==> flow/design.v <==
`timescale 1ns / 1ps
module catTrap(Clk, Reset, Down_b, hCount, vCount, rgb, bright, Block_col, Block_row);
	input	Clk, Reset, Down_b;
	input [7:0] Block_col, Block_row;
	reg btn_flag;
	integer i, j;
	reg [6:0] state;
	input [9:0] hCount, vCount;
	reg [83:0] board_map;    
	output reg [11:0] rgb;
	input bright;
	reg [1:0] cat_flag;
	reg [2:0] block_col;
  reg [2:0] block_row;
	reg [2:0] cat_col;
	reg [2:0] cat_row;
	localparam
		START =    7'b1000000,
		PLAY =   7'b0100000,
		GAMEOVER =   7'b0010000,
		GAMEWIN =  7'b0001000,
	WHITE = 12'b1111_1111_1111;
	parameter GRAY = 12'b1010_1010_1010;
	parameter BLACK = 12'b0000_0000_0000;
	parameter RED = 12'b1111_0000_0000;
	parameter ORANGE = 12'b1111_1000_0000;
	parameter GREEN = 12'b0000_1111_0000;
	wire [11:0] color [0:3];
	wire inbound;
	wire box00, box01, box02, box03, box04, box05, box06;
	wire box10, box11, box12, box13, box14, box15, box16;
	wire box20, box21, box22, box23, box24, box25, box26;
	wire box30, box31, box32, box33, box34, box35, box36;
	wire box40, box41, box42, box43, box44, box45, box46;
	wire box50, box51, box52, box53, box54, box55, box56;
	assign color[0] = WHITE;
	assign color[1] = GRAY;
	assign color[2] = ORANGE;
	assign color[3] = BLACK;
	always@ (*)
	begin
    	if(~bright )	 
			rgb = BLACK;
		else if (inbound)
		begin
			if(box00)
				rgb = color[board_map[70 +: 2]];
			else if (box01)
				rgb = color[board_map[72 +: 2]];
			else if (box02)
				rgb = color[board_map[74 +: 2]];
			else if (box03)
				rgb = color[board_map[76 +: 2]];
			else if (box04)
				rgb = color[board_map[78 +: 2]];
			else if (box05)
				rgb = color[board_map[80 +: 2]];
			else if (box06)
				rgb = color[board_map[82 +: 2]];
			else if (box10)
				rgb = color[board_map[56 +: 2]];
			else if (box11)
				rgb = color[board_map[58 +: 2]];
			else if (box12)
				rgb = color[board_map[60 +: 2]];
			else if (box13)
				rgb = color[board_map[62 +: 2]];
			else if (box14)
				rgb = color[board_map[64 +: 2]];
			else if (box15)
				rgb = color[board_map[66 +: 2]];
			else if (box16)
				rgb = color[board_map[68 +: 2]];
			else if (box20)
				rgb = color[board_map[42 +: 2]];
			else if (box21)
				rgb = color[board_map[44 +: 2]];
			else if (box22)
				rgb = color[board_map[46 +: 2]];
			else if (box23)
				rgb = color[board_map[48 +: 2]];
			else if (box24)
				rgb = color[board_map[50 +: 2]];
			else if (box25)
				rgb = color[board_map[52 +: 2]];
			else if (box26)
				rgb = color[board_map[54 +: 2]];
			else if (box30)
				rgb = color[board_map[28 +: 2]];
			else if (box31)
				rgb = color[board_map[30 +: 2]];
			else if (box32)
				rgb = color[board_map[32 +: 2]];
			else if (box33)
				rgb = color[board_map[34 +: 2]];
			else if (box34)
				rgb = color[board_map[36 +: 2]];
			else if (box35)
				rgb = color[board_map[38 +: 2]];
			else if (box36)
				rgb = color[board_map[40 +: 2]];
			else if (box40)
				rgb = color[board_map[14 +: 2]];
			else if (box41)
				rgb = color[board_map[16 +: 2]];
			else if (box42)
				rgb = color[board_map[18 +: 2]];
			else if (box43)
				rgb = color[board_map[20 +: 2]];
			else if (box44)
				rgb = color[board_map[22 +: 2]];
			else if (box45)
				rgb = color[board_map[24 +: 2]];
			else if (box46)
				rgb = color[board_map[26 +: 2]];
			else if (box50)
				rgb = color[board_map[0 +: 2]];
			else if (box51)
				rgb = color[board_map[2 +: 2]];
			else if (box52)
				rgb = color[board_map[4 +: 2]];
			else if (box53)
				rgb = color[board_map[6 +: 2]];
			else if (box54)
				rgb = color[board_map[8 +: 2]];
			else if (box55)
				rgb = color[board_map[10 +: 2]];
			else if (box56)
				rgb = color[board_map[12 +: 2]];
			else
				rgb = 12'b0000_0111_1111;
		end
		else
		begin
			if (state == GAMEOVER)
				rgb = RED;
			else if (state == GAMEWIN)
				rgb = GREEN;
			else if (state == START)
			     rgb = ORANGE;
			else
				rgb = 12'b1010_1111_1111;
	     end
	end
	assign inbound = ((hCount >= 190)&&(hCount <= 550)&&(vCount >= 140)&&(vCount <= 450));
	assign box00 = ((hCount >= 200)&&(hCount <= 250)&&(vCount >= 150)&&(vCount <= 200));
	assign box01 = ((hCount >= 250)&&(hCount <= 300)&&(vCount >= 150)&&(vCount <= 200));
	assign box02 = ((hCount >= 300)&&(hCount <= 350)&&(vCount >= 150)&&(vCount <= 200));
	assign box03 = ((hCount >= 350)&&(hCount <= 400)&&(vCount >= 150)&&(vCount <= 200));
	assign box04 = ((hCount >= 400)&&(hCount <= 450)&&(vCount >= 150)&&(vCount <= 200));
	assign box05 = ((hCount >= 450)&&(hCount <= 500)&&(vCount >= 150)&&(vCount <= 200));
	assign box06 = ((hCount >= 500)&&(hCount <= 550)&&(vCount >= 150)&&(vCount <= 200));
	assign box10 = ((hCount >= 200)&&(hCount <= 250)&&(vCount >= 200)&&(vCount <= 250));
	assign box11 = ((hCount >= 250)&&(hCount <= 300)&&(vCount >= 200)&&(vCount <= 250));
	assign box12 = ((hCount >= 300)&&(hCount <= 350)&&(vCount >= 200)&&(vCount <= 250));
	assign box13 = ((hCount >= 350)&&(hCount <= 400)&&(vCount >= 200)&&(vCount <= 250));
	assign box14 = ((hCount >= 400)&&(hCount <= 450)&&(vCount >= 200)&&(vCount <= 250));
	assign box15 = ((hCount >= 450)&&(hCount <= 500)&&(vCount >= 200)&&(vCount <= 250));
	assign box16 = ((hCount >= 500)&&(hCount <= 550)&&(vCount >= 200)&&(vCount <= 250));
	assign box20 = ((hCount >= 200)&&(hCount <= 250)&&(vCount >= 250)&&(vCount <= 300));
	assign box21 = ((hCount >= 250)&&(hCount <= 300)&&(vCount >= 250)&&(vCount <= 300));
	assign box22 = ((hCount >= 300)&&(hCount <= 350)&&(vCount >= 250)&&(vCount <= 300));
	assign box23 = ((hCount >= 350)&&(hCount <= 400)&&(vCount >= 250)&&(vCount <= 300));
	assign box24 = ((hCount >= 400)&&(hCount <= 450)&&(vCount >= 250)&&(vCount <= 300));
	assign box25 = ((hCount >= 450)&&(hCount <= 500)&&(vCount >= 250)&&(vCount <= 300));
	assign box26 = ((hCount >= 500)&&(hCount <= 550)&&(vCount >= 250)&&(vCount <= 300));
	assign box30 = ((hCount >= 200)&&(hCount <= 250)&&(vCount >= 300)&&(vCount <= 350));
	assign box31 = ((hCount >= 250)&&(hCount <= 300)&&(vCount >= 300)&&(vCount <= 350));
	assign box32 = ((hCount >= 300)&&(hCount <= 350)&&(vCount >= 300)&&(vCount <= 350));
	assign box33 = ((hCount >= 350)&&(hCount <= 400)&&(vCount >= 300)&&(vCount <= 350));
	assign box34 = ((hCount >= 400)&&(hCount <= 450)&&(vCount >= 300)&&(vCount <= 350));
	assign box35 = ((hCount >= 450)&&(hCount <= 500)&&(vCount >= 300)&&(vCount <= 350));
	assign box36 = ((hCount >= 500)&&(hCount <= 550)&&(vCount >= 300)&&(vCount <= 350));
	assign box40 = ((hCount >= 200)&&(hCount <= 250)&&(vCount >= 350)&&(vCount <= 400));
	assign box41 = ((hCount >= 250)&&(hCount <= 300)&&(vCount >= 350)&&(vCount <= 400));
	assign box42 = ((hCount >= 300)&&(hCount <= 350)&&(vCount >= 350)&&(vCount <= 400));
	assign box43 = ((hCount >= 350)&&(hCount <= 400)&&(vCount >= 350)&&(vCount <= 400));
	assign box44 = ((hCount >= 400)&&(hCount <= 450)&&(vCount >= 350)&&(vCount <= 400));
	assign box45 = ((hCount >= 450)&&(hCount <= 500)&&(vCount >= 350)&&(vCount <= 400));
	assign box46 = ((hCount >= 500)&&(hCount <= 550)&&(vCount >= 350)&&(vCount <= 400));
	assign box50 = ((hCount >= 200)&&(hCount <= 250)&&(vCount >= 400)&&(vCount <= 450));
	assign box51 = ((hCount >= 250)&&(hCount <= 300)&&(vCount >= 400)&&(vCount <= 450));
	assign box52 = ((hCount >= 300)&&(hCount <= 350)&&(vCount >= 400)&&(vCount <= 450));
	assign box53 = ((hCount >= 350)&&(hCount <= 400)&&(vCount >= 400)&&(vCount <= 450));
	assign box54 = ((hCount >= 400)&&(hCount <= 450)&&(vCount >= 400)&&(vCount <= 450));
	assign box55 = ((hCount >= 450)&&(hCount <= 500)&&(vCount >= 400)&&(vCount <= 450));
	assign box56 = ((hCount >= 500)&&(hCount <= 550)&&(vCount >= 400)&&(vCount <= 450));
	reg [83:0] next_map;
	reg [6:0] next_state;
	reg [2:0] next_cat_col;
	reg [2:0] next_cat_row;
	always @ (*)
	begin
		next_state = state;
		next_cat_col = cat_col;
		next_cat_row = cat_row;
		block_row = 3'b000;
		block_col = 3'b000;
		cat_flag = 1;
		for (i = 0; i < 6; i = i + 1)
			for (j = 0; j < 7; j = j + 1)
				next_map[2*((i)*7+(j)) +: 2] = board_map[2*((i)*7+(j)) +: 2];
			case(state)
				START:
				begin
						if (Down_b)
							begin
								 next_state = PLAY;
							end
				end
				PLAY:
				begin
	        if (Down_b)
	            begin
	            case(Block_row)
	               8'b00000000: block_row = 3'b000;
	               8'b00000001: block_row = 3'b001;
	               8'b00000010: block_row = 3'b010;
	               8'b00000100: block_row = 3'b011;
	               8'b00001000: block_row = 3'b100;
	               8'b00010000: block_row = 3'b101;
	               8'b00100000: block_row = 3'b110;
	               8'b01000000: block_row = 3'b111;
	               default: block_row = 3'b000;
	              endcase
	              case(Block_col)
	               8'b00000000: block_col = 3'b000;
	               8'b00000001: block_col = 3'b001;
	               8'b00000010: block_col = 3'b010;
	               8'b00000100: block_col = 3'b011;
	               8'b00001000: block_col = 3'b100;
	               8'b00010000: block_col = 3'b101;
	               8'b00100000: block_col = 3'b110;
	               8'b01000000: block_col = 3'b111;
	               default: block_col = 3'b000;
	              endcase
                    if ((block_row <= 3'd5)&&(block_col <= 3'd6))
                      next_map[2*((block_row)*7+(block_col)) +: 2] = 3;
                    cat_flag = 1;
                    if ((next_map[2*((next_cat_row+1)*7+(next_cat_col)) +: 2] != 3)&&(cat_flag==1))
                      begin
                        next_map[2*((next_cat_row+1)*7+(next_cat_col)) +: 2] = 2;
                        next_map[2*((next_cat_row)*7+(next_cat_col)) +: 2] = 0;
                        next_cat_row = next_cat_row + 1;
                        cat_flag = 0;
                      end
                    else if ((next_map[2*((next_cat_row)*7+(next_cat_col+1)) +: 2] != 3)&&(cat_flag==1))
                      begin
                        next_map[2*((next_cat_row)*7+(next_cat_col+1)) +: 2] = 2;
                        next_map[2*((next_cat_row)*7+(next_cat_col)) +: 2] = 0;
                        next_cat_col = next_cat_col + 1;
                        cat_flag = 0;
                      end
                    else if ((next_map[2*((next_cat_row-1)*7+(next_cat_col)) +: 2] != 3)&&(cat_flag==1))
                      begin
                        next_map[2*((next_cat_row-1)*7+(next_cat_col)) +: 2] = 2;
                        next_map[2*((next_cat_row)*7+(next_cat_col)) +: 2] = 0;
                        next_cat_row = next_cat_row - 1;
                        cat_flag = 0;
                      end
                    else if ((next_map[2*((next_cat_row)*7+(next_cat_col-1)) +: 2] != 3)&&(cat_flag==1))
                      begin
                        next_map[2*((next_cat_row)*7+(next_cat_col-1)) +: 2] = 2;
                        next_map[2*((next_cat_row)*7+(next_cat_col)) +: 2] = 0;
                        next_cat_col = next_cat_col - 1;
                        cat_flag = 0;
                      end
                    else
                      next_state = GAMEWIN;
	            end
								 if ((next_cat_row > 4)||(next_cat_col > 5)||(next_cat_col < 1)||(next_cat_row < 1))
									 next_state = GAMEOVER;
	           end
				GAMEOVER:
				begin
	      end
				GAMEWIN:
				begin
	      end
				default: ;
		  endcase
	end
	always @ (posedge Clk, posedge Reset)
	begin
		if(Reset)
		begin
			state <= START;
			cat_col <= 3'd3;
			cat_row <= 3'd3;
			for (i = 0; i < 6; i = i + 1)
				for (j = 0; j < 7; j = j + 1)
					board_map[2*((i)*7+(j)) +: 2] <= ((i + j) % 2 == 1) ? 2'd1 : 2'd0;
			board_map[48 +: 2] <= 2;  
		end
		else
		begin
			state <= next_state;
			cat_col <= next_cat_col;
			cat_row <= next_cat_row;
			for (i = 0; i < 6; i = i + 1)
				for (j = 0; j < 7; j = j + 1)
					board_map[2*((i)*7+(j)) +: 2] <= next_map[2*((i)*7+(j)) +: 2];
	   end 
    end
endmodule
# Reports on catTrap
# Tool output for the design above before and after an edit, in the order of the flow.
# "before" refers to lines of the RTL above, "after" to lines of the edited file.
# "change" is "after" less "before", of the values as shown.
# Operators: Yosys type, input widths -> output width; for muxes data width and select width s.
# Cell names lack the library's common part.
# Not given: -
[inputs]
design = "catTrap"
clk_port = "Clk"
cell_library = "sky130hd"
corner = "tt_025C_1v80"

# The edit
# The edit as a unified diff against the file above.
# This change comes from a script, not from a designer. The edited design behaves differently; no optimisation was intended.
# begin of diff
@@ -159,5 +159,7 @@
 	assign box16 = ((hCount >= 500)&&(hCount <= 550)&&(vCount >= 200)&&(vCount <= 250));
 	assign box20 = ((hCount >= 200)&&(hCount <= 250)&&(vCount >= 250)&&(vCount <= 300));
-	assign box21 = ((hCount >= 250)&&(hCount <= 300)&&(vCount >= 250)&&(vCount <= 300));
+	reg box21_s1;
+	always @(posedge Clk) box21_s1 <= ((hCount >= 250)&&(hCount <= 300)&&(vCount >= 250)&&(vCount <= 300));
+	assign box21 = box21_s1;
 	assign box22 = ((hCount >= 300)&&(hCount <= 350)&&(vCount >= 250)&&(vCount <= 300));
 	assign box23 = ((hCount >= 350)&&(hCount <= 400)&&(vCount >= 250)&&(vCount <= 300));
# end of diff

# Word level
# Yosys after proc, flatten, opt, wreduce and memory -nomap, before mapping. Memory bits, and registers merged into a memory's read port (data or address), are not among the register bits. Print and check cells are not counted. Equal cells are merged and count once.
[bits]
columns = ["item", "before", "after", "change"]
rows = [
  ["regBits", 97, 98, 1],
  ["input_bits", 40, 40, 0],
  ["out_inout_bits", 12, 12, 0],
  ["word_cells", 1104, 1105, 1],
]
[op_classes]
columns = ["item", "before", "after", "change"]
rows = [
  ["n_addsub", 10, 10, 0],
  ["n_mul", 4, 4, 0],
  ["compare", 34, 34, 0],
  ["eq_ne", 400, 400, 0],
  ["n_shift", 4, 4, 0],
  ["n_mux", 499, 499, 0],
  ["reduce_and_logical", 149, 149, 0],
]
[ops]
columns = ["cell", "before", "after", "change"]
rows = [
  ["$mux 2", 378, 378, 0],
  ["$logic_and 1x1->1", 95, 95, 0],
  ["$eq 2x2->1 const B", 84, 84, 0],
  ["$eq 31x5->1 const B", 64, 64, 0],
  ["$mux 12", 46, 46, 0],
  ["$eq 2x1->1 const B", 42, 42, 0],
  ["$logic_not 2->1", 42, 42, 0],
  ["$pmux 12 s4", 42, 42, 0],
  ["$eq 31x6->1 const B", 40, 40, 0],
  ["$eq 7x5->1 const B", 33, 33, 0],
  ["$eq 31x4->1 const B", 32, 32, 0],
  ["$eq 7x6->1 const B", 21, 21, 0],
  ["$eq 7x4->1 const B", 17, 17, 0],
  ["$eq 31x3->1 const B", 16, 16, 0],
  ["$mux 3", 15, 15, 0],
  ["$le 10x9->1 const B", 9, 9, 0],
  ["$eq 31x2->1 const B", 8, 8, 0],
  ["$eq 7x3->1 const B", 8, 8, 0],
  ["$ge 10x9->1 const B", 8, 8, 0],
  ["$ge 10x8->1 const B", 7, 7, 0],
  ["$mux 7", 7, 7, 0],
  ["$mux 84", 7, 7, 0],
  ["$logic_not 32->1", 6, 6, 0],
  ["$ne 2x2->1 const B", 5, 5, 0],
  ["$ne 3x3->1 const B", 5, 5, 0],
  ["$eq 31x1->1 const B", 4, 4, 0],
  ["$eq 7x2->1 const B", 4, 4, 0],
  ["$shiftx 84x32->2", 4, 4, 0],
]
# Not every row of either side is listed.

# Logic depth
# Longest topological path by Yosys (ltp), each cell counted once; first at word level (registers and memories cut), then after technology mapping (sequential cells cut; the memories' decode and read muxes count).
[depth]
columns = ["item", "before", "after", "change"]
rows = [
  ["ltp_word", 48, 48, 0],
  ["ABC_AREA", "0", "0", "-"],
  ["depth_mapped", 30, 30, 0],
]

# Mapped cells and area
# The flow's flattened synthesis, as Yosys stat reports it; memories are mapped. The netlist is that of the ABC_AREA named above (0 if unset); the other value can give another one.
[types]
columns = ["cell_type", "before", "after", "change"]
rows = [
  ["nand2_1", 340, 299, -41],
  ["a21oi_1", 309, 285, -24],
  ["a211oi_1", 46, 24, -22],
  ["clkbuf_1", 120, 139, 19],
  ["nand2b_1", 18, 36, 18],
  ["or3_1", 19, 33, 14],
  ["a31oi_1", 81, 94, 13],
  ["o31ai_1", 21, 34, 13],
  ["and3_1", 24, 36, 12],
  ["o311ai_0", 9, 21, 12],
  ["nor3b_1", 6, 18, 12],
  ["a221oi_1", 15, 26, 11],
  ["nor2_1", 254, 264, 10],
  ["nor3_1", 95, 105, 10],
  ["nand4_1", 31, 21, -10],
  ["nor2b_1", 15, 24, 9],
  ["and2_1", 19, 27, 8],
  ["a311oi_1", 15, 23, 8],
]
# Not every row of either side is listed.
[mapped]
columns = ["item", "before", "after", "change"]
rows = [
  ["cells", 2524, 2568, 44],
  ["synth_area_mm2", 0.0166084, 0.0168499, 0.0002415],
  ["seqArea_mm2", 0.002386, 0.0024061, 0.0000201],
  ["flip_flops", 94, 95, 1],
  ["buf_cells", 188, 201, 13],
]

# Path before layout
# Source: OpenSTA report_checks on the synthesized netlist (no wires, ideal clock, input and output delay 20% of the period each), path of least setup slack; recovery checks are left aside. Register names are those of the netlist, which keeps one name where synthesis merged equal registers.
[synth_path]
columns = ["item", "before", "after", "change"]
rows = [
  ["kind", "input to register", "input to register", "-"],
  ["start", "input port Block_row[6]", "input port Block_row[6]", "-"],
  ["end", "register board_map[71]", "register state", "-"],
  ["period_ps", 10000, 10000, 0],
  ["setup_ps", 130, 122, -8],
  ["t_first_pin_ps", 2000, 2000, 0],
  ["t_arrival_ps", 8222, 8380, 158],
  ["t_required_ps", 9870, 9878, 8],
  ["setup_slack_ps", 1648, 1498, -150],
  ["path_delay_ps", 6352, 6502, 150],
  ["path_stages", 25, 22, -3],
  ["n_path_buf", 5, 2, -3],
  ["synth_period_reached_ps", 8352, 8502, 150],
]
# "path_delay_ps" = arrival - input delay + setup time.
# "path_stages" counts driving pins, that of a launching flip-flop among them; a cell with two outputs on the path counts twice.
# "synth_period_reached_ps" = period - worst setup slack (recovery checks aside). The figure is calculated, with input and output delays left at 20% of the set period.
# Where an end lacks its bit number, it is one bit of the signal, or one of the new flip-flops if synthesis recoded a state register.
# The rows between start and end are the longest chain of elaborated cells between them; the timing report does not say that the signal goes this way. Where chains are equally long, one stands for them.
# A line is the first line of the expression or statement that the cell stems from. Yosys adds cells for indexed reads and writes and turns some case tables into memories.
[synth_via_before]
path_cell_list = "buf_2 nor4b_1 a211oi_2 nor4_1 inv_1 fa_1 fa_1 fa_1 nand2b_1 o2bb2ai_1 xor2_1 buf_2 nand3_2 o31ai_1 mux2i_1 o2111a_1 o41ai_1 and3_1 buf_2 nand2_1 buf_2 clkbuf_1 a211o_1 a31oi_1 o21ai_1"
elab_chain_cells = 17
cone_cells = 121
[synth_lines_before]
columns = ["item", "line", "rtl"]
rows = [
  ["start: declaration", 4, "input [7:0] Block_col, Block_row;"],
  ["$eq 8x7->1", 215, "case(Block_row)"],
  ["$pmux 3 s7", 215, ""],
  ["$mux 3", 213, "if (Down_b)"],
  ["$mux 3", 203, "case(state)"],
  ["$mul 3x3->6", 238, "next_map[2*((block_row)*7+(block_col)) +: 2] = 3;"],
  ["$add 6x3->7", 238, ""],
  ["$logic_not 32->1", 238, ""],
  ["[... 3 more ...]", "-", ""],
  ["$mux 84", 203, ""],
  ["$shiftx 84x32->2", 261, "else if ((next_map[2*((next_cat_row)*7+(next_cat_col-1)) +: 2] != 3)&&(cat_flag==1))"],
  ["$ne 2x2->1", 261, ""],
  ["$mux 84", 261, ""],
  ["$mux 84", 254, "else if ((next_map[2*((next_cat_row-1)*7+(next_cat_col)) +: 2] != 3)&&(cat_flag==1))"],
  ["$mux 84", 247, "else if ((next_map[2*((next_cat_row)*7+(next_cat_col+1)) +: 2] != 3)&&(cat_flag==1))"],
  ["$mux 84", 240, "if ((next_map[2*((next_cat_row+1)*7+(next_cat_col)) +: 2] != 3)&&(cat_flag==1))"],
  ["end: assignment", 292, "board_map[2*((i)*7+(j)) +: 2] <= ((i + j) % 2 == 1) ? 2'd1 : 2'd0;"],
  ["end: assignment", 302, "board_map[2*((i)*7+(j)) +: 2] <= next_map[2*((i)*7+(j)) +: 2];"],
  ["end: declaration", 9, "reg [83:0] board_map;"],
]
[synth_via_after]
path_cell_list = "buf_2 or4b_2 o311ai_1 and2_1 inv_1 fa_1 fa_1 fa_1 xor2_1 a21bo_2 clkbuf_1 nor3_1 nand2_1 a22o_1 mux4_2 o21a_1 a2111oi_4 o21ai_1 and3_1 o22ai_1 mux2_2 a32o_1"
[synth_lines_after]
columns = ["item", "line", "rtl"]
rows = [
  ["start: declaration", 4, "input [7:0] Block_col, Block_row;"],
  ["end: assignment", 289, "state <= START;"],
  ["end: assignment", 299, "state <= next_state;"],
  ["end: declaration", 7, "reg [6:0] state;"],
]
# after: Chain of elaborated cells between the ends: none given.

# Worst path after layout
# From the final timing report of each run of pair A: the path of least setup slack in the routed layout; clock arrival at registers is part of the times.
# The report prints the path's times to 10 ps; the period is as set.
[layout_path]
columns = ["item", "before", "after", "change"]
rows = [
  ["kind", "input to register", "input to register", "-"],
  ["start", "input port Block_row[6]", "input port Block_row[2]", "-"],
  ["end", "register board_map[6]", "register board_map[25]", "-"],
  ["period_ps", 10000, 10000, 0],
  ["setup_ps", 100, 70, -30],
  ["t_first_pin_ps", 2000, 2000, 0],
  ["t_arrival_ps", 9720, 10020, 300],
  ["t_required_ps", 10300, 10330, 30],
  ["setup_slack_ps", 580, 300, -280],
  ["path_stages", 22, 23, 1],
  ["n_path_buf", 2, 3, 1],
]
# The rows between start and end are the longest chain of elaborated cells between them; the timing report does not say that the signal goes this way. Where chains are equally long, one stands for them.
[layout_via_before]
path_cell_list = "clkdlybuf4s50_1 nor4b_1 a211oi_2 nor4_1 inv_1 fa_1 fa_1 fa_1 nand2b_1 o2bb2ai_1 xnor2_1 nor3_1 and3_1 o21ai_0 o22ai_1 o211a_1 and4bb_2 buf_4 nor2_2 nor2_1 a31o_1 a21oi_1"
elab_chain_cells = 17
cone_cells = 121
[layout_lines_before]
columns = ["item", "line", "rtl"]
rows = [
  ["start: declaration", 4, "input [7:0] Block_col, Block_row;"],
  ["$eq 8x7->1", 215, "case(Block_row)"],
  ["$pmux 3 s7", 215, ""],
  ["$mux 3", 213, "if (Down_b)"],
  ["$mux 3", 203, "case(state)"],
  ["$mul 3x3->6", 238, "next_map[2*((block_row)*7+(block_col)) +: 2] = 3;"],
  ["$add 6x3->7", 238, ""],
  ["$logic_not 32->1", 238, ""],
  ["[... 3 more ...]", "-", ""],
  ["$mux 84", 203, ""],
  ["$shiftx 84x32->2", 261, "else if ((next_map[2*((next_cat_row)*7+(next_cat_col-1)) +: 2] != 3)&&(cat_flag==1))"],
  ["$ne 2x2->1", 261, ""],
  ["$mux 84", 261, ""],
  ["$mux 84", 254, "else if ((next_map[2*((next_cat_row-1)*7+(next_cat_col)) +: 2] != 3)&&(cat_flag==1))"],
  ["$mux 84", 247, "else if ((next_map[2*((next_cat_row)*7+(next_cat_col+1)) +: 2] != 3)&&(cat_flag==1))"],
  ["$mux 84", 240, "if ((next_map[2*((next_cat_row+1)*7+(next_cat_col)) +: 2] != 3)&&(cat_flag==1))"],
  ["end: assignment", 292, "board_map[2*((i)*7+(j)) +: 2] <= ((i + j) % 2 == 1) ? 2'd1 : 2'd0;"],
  ["end: assignment", 302, "board_map[2*((i)*7+(j)) +: 2] <= next_map[2*((i)*7+(j)) +: 2];"],
  ["end: declaration", 9, "reg [83:0] board_map;"],
]
[layout_via_after]
path_cell_list = "clkdlybuf4s50_1 or4b_2 o311ai_1 and2_1 inv_1 fa_1 fa_1 fa_1 nor2b_1 o21ai_0 o22ai_1 o211a_2 a2111oi_0 a2111o_1 a2111oi_0 a21oi_1 nand3_4 buf_4 nand2_2 buf_4 a221oi_1 o21ai_0 a21oi_1"
elab_chain_cells = 17
cone_cells = 121
[layout_lines_after]
columns = ["item", "line", "rtl"]
rows = [
  ["start: declaration", 4, "input [7:0] Block_col, Block_row;"],
  ["$eq 8x7->1", 217, "case(Block_row)"],
  ["$pmux 3 s7", 217, ""],
  ["$mux 3", 215, "if (Down_b)"],
  ["$mux 3", 205, "case(state)"],
  ["$mul 3x3->6", 240, "next_map[2*((block_row)*7+(block_col)) +: 2] = 3;"],
  ["$add 6x3->7", 240, ""],
  ["$logic_not 32->1", 240, ""],
  ["[... 3 more ...]", "-", ""],
  ["$mux 84", 205, ""],
  ["$shiftx 84x32->2", 263, "else if ((next_map[2*((next_cat_row)*7+(next_cat_col-1)) +: 2] != 3)&&(cat_flag==1))"],
  ["$ne 2x2->1", 263, ""],
  ["$mux 84", 263, ""],
  ["$mux 84", 256, "else if ((next_map[2*((next_cat_row-1)*7+(next_cat_col)) +: 2] != 3)&&(cat_flag==1))"],
  ["$mux 84", 249, "else if ((next_map[2*((next_cat_row)*7+(next_cat_col+1)) +: 2] != 3)&&(cat_flag==1))"],
  ["$mux 84", 242, "if ((next_map[2*((next_cat_row+1)*7+(next_cat_col)) +: 2] != 3)&&(cat_flag==1))"],
  ["end: assignment", 294, "board_map[2*((i)*7+(j)) +: 2] <= ((i + j) % 2 == 1) ? 2'd1 : 2'd0;"],
  ["end: assignment", 304, "board_map[2*((i)*7+(j)) +: 2] <= next_map[2*((i)*7+(j)) +: 2];"],
  ["end: declaration", 9, "reg [83:0] board_map;"],
]

# Flow runs
# Runs of the flow (Yosys, OpenROAD) on both versions; the two runs of a pair have the same settings. The constraints put input and output delay at 20% of the set period each and load the outputs with 0.01 pF.
[settings_pair_A]
CORE_UTILIZATION = 30
period_ns = 10.0
CAP_MARGIN = 20
CORE_MARGIN = 2
SLEW_MARGIN = 20
[results_pair_A]
columns = ["item", "before", "after", "change"]
rows = [
  ["synth_area_mm2", 0.0166084, 0.0168499, 0.0002415],
  ["die_mm2", 0.0572597, 0.0580786, 0.0008189],
  ["finalCellArea_mm2", 0.0183789, 0.0186329, 0.0002540],
  ["post_route_util_pct", 33.5, 33.7, 0.2],
  ["setup_ws_ps", 583, 303, -280],
  ["timing.hold.ws_ps", 517, 552, 35],
  ["power_total_mw", 1.439, 0.9405, -0.4985],
  ["achievedPeriod_ps", 9417, 9697, 280],
]
[settings_pair_B]
CELL_PAD_IN_SITES_DETAIL_PLACEMENT = 2
CELL_PAD_IN_SITES_GLOBAL_PLACEMENT = 1
CORE_UTILIZATION = 20
CTS_CLUSTER_SIZE = 79
HOLD_SLACK_MARGIN = -0.09
PLACE_DENSITY_LB_ADDON = 0.11
SLEW_MARGIN = 0
period_ns = 12.4
CAP_MARGIN = 20
CORE_MARGIN = 2
[results_pair_B]
columns = ["item", "before", "after", "change"]
rows = [
  ["synth_area_mm2", 0.0166084, 0.0168499, 0.0002415],
  ["die_mm2", 0.0853633, 0.086586, 0.0012227],
  ["finalCellArea_mm2", 0.0188381, 0.0190983, 0.0002602],
  ["post_route_util_pct", 22.9, 22.9, 0.0],
  ["setup_ws_ps", 1633, 1258, -375],
  ["timing.hold.ws_ps", 564, 566, 2],
  ["power_total_mw", 1.220, 0.8099, -0.4101],
  ["achievedPeriod_ps", 10767, 11142, 375],
]
# "achievedPeriod_ps" means the clock period less the worst setup slack. The figure is calculated, with input and output delays left at 20% of the set period.
# "power_total_mw" is the tool's figure for a default switching activity; nothing was simulated.
